==> flow/design.v <==
module alu #(
	parameter DATA_WIDTH = 32,
	parameter INST_WIDTH = 4
)(
	input                   i_clk,
	input                   i_rst_n,
	input  [DATA_WIDTH-1:0] i_data_a,
	input  [DATA_WIDTH-1:0] i_data_b,
	input  [INST_WIDTH-1:0] i_inst,
	input                   i_valid,
	output [DATA_WIDTH-1:0] o_data,
	output                  o_overflow,
	output                  o_valid
);
	reg [DATA_WIDTH - 1:0] o_data_r, o_data_w;
	reg o_overflow_r, o_overflow_w;
	reg o_valid_r, o_valid_w;
	reg [2 * DATA_WIDTH - 1:0] o_mul_temp;
	integer i;
	assign o_data = o_data_r;
	assign o_overflow = o_overflow_r;
	assign o_valid = o_valid_r;
	always @(*) begin
		if (i_valid) begin
			case (i_inst)
				4'd0: begin
					o_data_w = i_data_a + i_data_b;
					if (i_data_a[DATA_WIDTH - 1] && i_data_b[DATA_WIDTH - 1] && ~o_data_w[DATA_WIDTH - 1]) begin
						o_overflow_w = 1;
					end
					else if (~i_data_a[DATA_WIDTH - 1] && ~i_data_b[DATA_WIDTH - 1] && o_data_w[DATA_WIDTH - 1]) begin
						o_overflow_w = 1;
					end
					else begin
						o_overflow_w = 0;
					end
					o_valid_w = 1;
				end
				4'd1: begin
					o_data_w = i_data_a - i_data_b;
					if (~i_data_a[DATA_WIDTH - 1] && i_data_b[DATA_WIDTH - 1] && o_data_w[DATA_WIDTH - 1]) begin
						o_overflow_w = 1;
					end
					else if (i_data_a[DATA_WIDTH - 1] && ~i_data_b[DATA_WIDTH - 1] && ~o_data_w[DATA_WIDTH - 1]) begin
						o_overflow_w = 1;
					end
					else begin
						o_overflow_w = 0;
					end
					o_valid_w = 1;
				end
				4'd2: begin
					o_data_w = i_data_a * i_data_b;
					if ((i_data_a[DATA_WIDTH - 1] == i_data_b[DATA_WIDTH - 1]) && o_data_w[DATA_WIDTH - 1]) begin
						o_overflow_w = 1;
					end
					else if ((i_data_a[DATA_WIDTH - 1] != i_data_b[DATA_WIDTH - 1]) && ~o_data_w[DATA_WIDTH - 1]) begin
						o_overflow_w = 1;
					end
					else begin
						o_overflow_w = 0;
					end
					o_valid_w = 1;
				end
				4'd3: begin
					if (~i_data_a[DATA_WIDTH - 1] && i_data_b[DATA_WIDTH - 1]) begin
						o_data_w = i_data_a;
					end
					else if (i_data_a[DATA_WIDTH - 1] && ~i_data_b[DATA_WIDTH - 1]) begin
						o_data_w = i_data_b;
					end
					else if (i_data_a > i_data_b) begin
						o_data_w = i_data_a;
					end
					else begin
						o_data_w = i_data_b;
					end
					o_overflow_w = 0;
					o_valid_w = 1;
				end
				4'd4: begin
					if (~i_data_a[DATA_WIDTH - 1] && i_data_b[DATA_WIDTH - 1]) begin
						o_data_w = i_data_b;
					end
					else if (i_data_a[DATA_WIDTH - 1] && ~i_data_b[DATA_WIDTH - 1]) begin
						o_data_w = i_data_a;
					end
					else if (i_data_a < i_data_b) begin
						o_data_w = i_data_a;
					end
					else begin
						o_data_w = i_data_b;
					end
					o_overflow_w = 0;
					o_valid_w = 1;
				end
				4'd5: begin
					{o_overflow_w, o_data_w} = i_data_a + i_data_b;
					o_valid_w = 1;
				end
				4'd6: begin
					o_data_w = i_data_a - i_data_b;
					if (i_data_a < i_data_b) begin
						o_overflow_w = 1;
					end
					else begin
						o_overflow_w = 0;
					end
					o_valid_w = 1;
				end
				4'd7: begin
					o_mul_temp = i_data_a * i_data_b;
					o_overflow_w = 0;
					for (i = DATA_WIDTH; i < 2 * DATA_WIDTH; i = i + 1) begin
						if (o_mul_temp[i]) begin
							o_overflow_w = 1;
						end
					end
					o_data_w = o_mul_temp[DATA_WIDTH - 1:0];
					o_valid_w = 1;
				end
				4'd8: begin
					if (i_data_a > i_data_b) begin
						o_data_w = i_data_a;
					end
					else begin
						o_data_w = i_data_b;
					end
					o_overflow_w = 0;
					o_valid_w = 1;
				end
				4'd9: begin
					if (i_data_a < i_data_b) begin
						o_data_w = i_data_a;
					end
					else begin
						o_data_w = i_data_b;
					end
					o_overflow_w = 0;
					o_valid_w = 1;
				end
				4'd10: begin
					o_data_w = i_data_a & i_data_b;
					o_overflow_w = 0;
					o_valid_w = 1;
				end
				4'd11: begin
					o_data_w = i_data_a | i_data_b;
					o_overflow_w = 0;
					o_valid_w = 1;
				end
				4'd12: begin
					o_data_w = (i_data_a & ~i_data_b) | (~i_data_a & i_data_b);
					o_overflow_w = 0;
					o_valid_w = 1;
				end
				4'd13: begin
					o_data_w = ~i_data_a;
					o_overflow_w = 0;
					o_valid_w = 1;
				end
				4'd14: begin
					for (i = 0; i < DATA_WIDTH; i = i + 1) begin
						o_data_w[i] = i_data_a[DATA_WIDTH - 1 - i];
					end
					o_overflow_w = 0;
					o_valid_w = 1;
				end
				default: begin
					o_overflow_w = 0;
					o_data_w = 0;
					o_valid_w = 1;
				end
			endcase
		end
		else begin
			o_overflow_w = 0;
			o_data_w = 0;
			o_valid_w = 0;
		end
	end
	always @(posedge i_clk or negedge i_rst_n) begin
		if (~i_rst_n) begin
			o_data_r <= 0;
			o_overflow_r <= 0;
			o_valid_r <= 0;
		end
		else begin
			o_data_r <= o_data_w;
			o_overflow_r <= o_overflow_w;
			o_valid_r <= o_valid_w;
		end
	end
endmodule
# [From RTL to reports: alu]
# Tool output for the design above, in the order of the flow.
# Line numbers count from 1 in the design file above.
# Operators: Yosys type, input widths -> output width; for muxes data width and select width s.
# Not given: -
[inputs] top="alu" clock="i_clk" library="sky130hd" lib_corner="tt_025C_1v80"

# [After elaboration]
# Counts by Yosys on the flattened word-level netlist (proc, flatten, opt, wreduce; memories kept). Register bits leave out memories and registers merged into their read ports (data or address); mux counts leave out enables and synchronous resets folded into registers. Print and check cells are left out.
[bits] register_bits=34 elab_cells=131
[classes] add_sub_neg=3 mul=2 cmp=2 equal=16 muxes=81 bitwise=12 n_reduce_logical=12
[op_table] op="$mul 32x32->64" count=1
[op_table] op="$mul 32x32->32" count=1
[op_table] op="$pmux 1 s14" count=32
[op_table] op="$mux 32" count=7
[op_table] op="$and 32x32->32" count=3
[op_table] op="$or 32x32->32" count=2
[op_table] op="$not 32->32" count=2
[op_table] op="$mux 1" count=41
[op_table] op="$add 32x32->33" count=1
[op_table] op="$add 32x32->32" count=1
[op_table] op="$sub 32x32->32" count=1
[op_table] op="$gt 32x32->1" count=1
[op_table] op="$lt 32x32->1" count=1
[op_table] op="$eq 4x4->1 const B" count=7
[op_table] op="$eq 4x3->1 const B" count=4
[op_table] op="$logic_and 1x1->1" count=10
[op_table] op="$eq 4x2->1 const B" count=2
[op_table] op="$pmux 1 s6" count=1
[op_table] op="$not 1->1" count=5
[op_table] op="$eq 4x1->1 const B" count=1
[op_table] op="$logic_not 4->1" count=1
[op_table] op="$reduce_or 2->1" count=1
[op_table] op="$eq 1x1->1" count=1
[op_table] op="$ne 1x1->1" count=1

# [Depth]
# Yosys ltp: most cells in a row. Word level: on the elaborated netlist, between registers, memories and ports. Mapped: between sequential cells and ports; inverters and the memories' decode and read muxes count.
[logic_depth] word_depth=35 abc_area=0 depth_mapped=36 depth_no_buf=32

# [After synthesis]
# The flow's flattened synthesis, as Yosys stat reports it; memories are mapped. The netlist is that of the ABC_AREA named above (0 if unset); the other value can give another one.
# Totals and module areas in this step are rounded.
[by_type] type="sky130_fd_sc_hd__fa_1" count=898
[by_type] type="sky130_fd_sc_hd__ha_1" count=361
[by_type] type="sky130_fd_sc_hd__inv_1" count=967
[by_type] type="sky130_fd_sc_hd__nor2_1" count=929
[by_type] type="sky130_fd_sc_hd__nand2_1" count=390
[by_type] type="sky130_fd_sc_hd__a21oi_1" count=222
[by_type] type="sky130_fd_sc_hd__clkbuf_1" count=249
[by_type] type="sky130_fd_sc_hd__dfrtp_1" count=34
[by_type] type="sky130_fd_sc_hd__o21ai_0" count=159
[by_type] type="sky130_fd_sc_hd__o221ai_1" count=43
[by_type] type="sky130_fd_sc_hd__xnor2_1" count=39
[by_type] type="sky130_fd_sc_hd__buf_1" count=61
[by_type] type="sky130_fd_sc_hd__a221oi_1" count=25
[by_type] type="sky130_fd_sc_hd__a211oi_1" count=29
[by_type] type="sky130_fd_sc_hd__a21o_1" count=28
[by_type] type="sky130_fd_sc_hd__xor2_1" count=24
[by_type] type="sky130_fd_sc_hd__o31ai_1" count=27
[by_type] type="sky130_fd_sc_hd__a31oi_1" count=30
# Other cell types: 61; their cells: 446.
[mapped] cells=4961 area_um2=40110 ff_cells=34

# [Worst setup path after synthesis]
# Path of least setup slack by OpenSTA after synthesis, without wires, with an ideal clock, recovery checks aside; 20% of the period is set as input and as output delay. Where synthesis merged equal registers, the netlist keeps one of their names.
[synth_path] path_kind="in2reg" from="in i_data_b[11]" to="reg o_overflow_r" clock_period_ns=12.0 setup_time_ns=0.129 launch_ns=2.400 arrival_time_ns=10.240 required_time_ns=11.871 path_slack_ns=1.631 path_delay_ns=7.969 driving_pins=28 n_path_buf=3 synth_period_reached_ns=10.369
# "path_delay_ns" = arrival - input delay + setup time.
# "driving_pins": output pins that drive a net of the path, with the launching flip-flop's if there is one; two outputs of one cell count as two.
# "synth_period_reached_ns" = period - worst setup slack (recovery checks aside). The figure is calculated, with input and output delays left at 20% of the set period.
# The rows between start and end are the longest chain of elaborated cells between them; the timing report does not say that the signal goes this way. Where chains are equally long, one stands for them.
# Each line given opens the expression or statement behind the cell; cells for indexed reads and writes are added by Yosys, which also makes memories of some case tables.
[synth_via] cell_sequence="sky130_fd_sc_hd__clkbuf_1 > sky130_fd_sc_hd__inv_1 > sky130_fd_sc_hd__clkbuf_1 > sky130_fd_sc_hd__buf_1 > sky130_fd_sc_hd__nor2_1 > sky130_fd_sc_hd__fa_1 > sky130_fd_sc_hd__inv_1 > sky130_fd_sc_hd__fa_1 > sky130_fd_sc_hd__fa_1 > sky130_fd_sc_hd__fa_1 > sky130_fd_sc_hd__fa_1 > sky130_fd_sc_hd__inv_1 > sky130_fd_sc_hd__fa_1 > sky130_fd_sc_hd__fa_1 > sky130_fd_sc_hd__fa_1 > sky130_fd_sc_hd__ha_1 > sky130_fd_sc_hd__nand2_1 > sky130_fd_sc_hd__nor4_1 > sky130_fd_sc_hd__inv_1 > sky130_fd_sc_hd__or4_1 > sky130_fd_sc_hd__o21ai_2 > sky130_fd_sc_hd__a31o_4 > sky130_fd_sc_hd__xor2_1 > sky130_fd_sc_hd__or4_1 > sky130_fd_sc_hd__nor4_1 > sky130_fd_sc_hd__and4_1 > sky130_fd_sc_hd__and4_1 > sky130_fd_sc_hd__o22ai_1" elab_chain_len=35
[synth_rtl] element="from (decl)" line_no=8 rtl="input [DATA_WIDTH-1:0] i_data_b,"
[synth_rtl] element="$mul 32x32->64" line_no=112 rtl="o_mul_temp = i_data_a * i_data_b;"
[synth_rtl] element="$mux 1 (32 in a row)" line_no=115 rtl="if (o_mul_temp[i]) begin"
[synth_rtl] element="$pmux 1 s6" line_no=25 rtl="case (i_inst)"
[synth_rtl] element="$mux 1" line_no=24 rtl="if (i_valid) begin"
[synth_rtl] element="to (assign)" line_no=185 rtl="o_overflow_r <= 0;"
[synth_rtl] element="to (assign)" line_no=190 rtl="o_overflow_r <= o_overflow_w;"
[synth_rtl] element="to (decl)" line_no=16 rtl="reg o_overflow_r, o_overflow_w;"

# [Path in the finished layout]
# Path of least setup slack in the final report of run 1 (OpenROAD, finished layout, wires in). Where an end is a register, its clock arrival counts in the times.
[layout_path] path_kind="in2reg" from="in i_data_b[18]" to="reg o_overflow_r" clock_period_ns=11.8 setup_time_ns=0.13 launch_ns=2.36 arrival_time_ns=12.29 required_time_ns=11.95 path_slack_ns=-0.34 driving_pins=28 n_path_buf=2
# The rows between start and end are the longest chain of elaborated cells between them; the timing report does not say that the signal goes this way. Where chains are equally long, one stands for them.
[layout_via] cell_sequence="sky130_fd_sc_hd__clkdlybuf4s50_1 > sky130_fd_sc_hd__inv_1 > sky130_fd_sc_hd__buf_4 > sky130_fd_sc_hd__nor2_1 > sky130_fd_sc_hd__fa_1 > sky130_fd_sc_hd__inv_1 > sky130_fd_sc_hd__fa_1 > sky130_fd_sc_hd__inv_1 > sky130_fd_sc_hd__fa_1 > sky130_fd_sc_hd__fa_1 > sky130_fd_sc_hd__fa_1 > sky130_fd_sc_hd__fa_1 > sky130_fd_sc_hd__fa_1 > sky130_fd_sc_hd__fa_1 > sky130_fd_sc_hd__ha_1 > sky130_fd_sc_hd__a21oi_1 > sky130_fd_sc_hd__o21ai_0 > sky130_fd_sc_hd__a211oi_1 > sky130_fd_sc_hd__nor2b_1 > sky130_fd_sc_hd__nor2_1 > sky130_fd_sc_hd__o21ai_2 > sky130_fd_sc_hd__a31o_4 > sky130_fd_sc_hd__xor2_1 > sky130_fd_sc_hd__or4_1 > sky130_fd_sc_hd__nor4_1 > sky130_fd_sc_hd__and4_1 > sky130_fd_sc_hd__and4_1 > sky130_fd_sc_hd__o22ai_1" elab_chain_len=35
[layout_rtl] element="from (decl)" line_no=8 rtl="input [DATA_WIDTH-1:0] i_data_b,"
[layout_rtl] element="$mul 32x32->64" line_no=112 rtl="o_mul_temp = i_data_a * i_data_b;"
[layout_rtl] element="$mux 1 (32 in a row)" line_no=115 rtl="if (o_mul_temp[i]) begin"
[layout_rtl] element="$pmux 1 s6" line_no=25 rtl="case (i_inst)"
[layout_rtl] element="$mux 1" line_no=24 rtl="if (i_valid) begin"
[layout_rtl] element="to (assign)" line_no=185 rtl="o_overflow_r <= 0;"
[layout_rtl] element="to (assign)" line_no=190 rtl="o_overflow_r <= o_overflow_w;"
[layout_rtl] element="to (decl)" line_no=16 rtl="reg o_overflow_r, o_overflow_w;"

Subject: alu on sky130hd, stored results

Hello all,

Record of 4 stored runs of the RTL-to-layout flow on alu, platform sky130hd. The runs are unordered. Constraints: input delay and output delay 20% of the set period each, output load 0.01 pF.
"achieved clock period" means the clock period less the worst setup slack. The figure is calculated, with input and output delays left at 20% of the set period.
"worst setup path time": the worst setup path's part of the clock period (all of it between registers, 20% less for each end at a port) less its slack. A launch clock that arrives late makes it longer, a capture clock that arrives late makes it shorter.
Results are given in rounded form.
[run 1] settings: CORE_UTILIZATION=40, SETUP_SLACK_MARGIN=-0.79, period_ns=11.8, CAP_MARGIN=20, CORE_MARGIN=2, SLEW_MARGIN=20
[run 1] result: chip area after synthesis (Yosys) 40110 µm², die area 102800 µm², utilization 0.44, worst setup slack after layout -0.343 ns, achieved clock period 12.143 ns, worst setup path time 9.78 ns, worst setup path kind in2reg
[run 2] settings: ABC_AREA=1, CAP_MARGIN=0, CELL_PAD_IN_SITES_GLOBAL_PLACEMENT=0, CORE_MARGIN=3, CORE_UTILIZATION=64, CTS_CLUSTER_DIAMETER=342, CTS_CLUSTER_SIZE=95, GPL_ROUTABILITY_DRIVEN=0, GPL_TIMING_DRIVEN=1, HOLD_SLACK_MARGIN=-0.08, PLACE_DENSITY_LB_ADDON=0.23, SLEW_MARGIN=10, TNS_END_PERCENT=25, period_ns=12.9
[run 2] result: chip area after synthesis (Yosys) 45920 µm², die area 75000 µm², utilization 0.674, worst setup slack after layout 1.909 ns, achieved clock period 10.991 ns, worst setup path time 8.41 ns, worst setup path kind in2reg
[run 3] settings: ABC_AREA=1, CELL_PAD_IN_SITES_DETAIL_PLACEMENT=1, CELL_PAD_IN_SITES_GLOBAL_PLACEMENT=2, CORE_ASPECT_RATIO=1.63, CORE_MARGIN=5, CORE_UTILIZATION=65, CTS_CLUSTER_DIAMETER=144, GPL_TIMING_DRIVEN=0, MAX_ROUTING_LAYER=met4, MIN_ROUTING_LAYER=met1, PLACE_DENSITY_LB_ADDON=0.25, SLEW_MARGIN=40, TNS_END_PERCENT=35, period_ns=6.55, CAP_MARGIN=20
[run 3] result: did not finish, placement stopped with FLW-0024
[run 4] settings: CELL_PAD_IN_SITES_GLOBAL_PLACEMENT=0, CORE_MARGIN=7, CORE_UTILIZATION=64, CTS_CLUSTER_DIAMETER=196, CTS_CLUSTER_SIZE=95, GPL_TIMING_DRIVEN=0, PLACE_DENSITY_LB_ADDON=0.23, SLEW_MARGIN=5, TNS_END_PERCENT=25, period_ns=12.9, CAP_MARGIN=20
[run 4] result: chip area after synthesis (Yosys) 40110 µm², die area 69870 µm², utilization 0.696, worst setup slack after layout -0.162 ns, achieved clock period 13.062 ns, worst setup path time 10.48 ns, worst setup path kind in2reg

Thanks
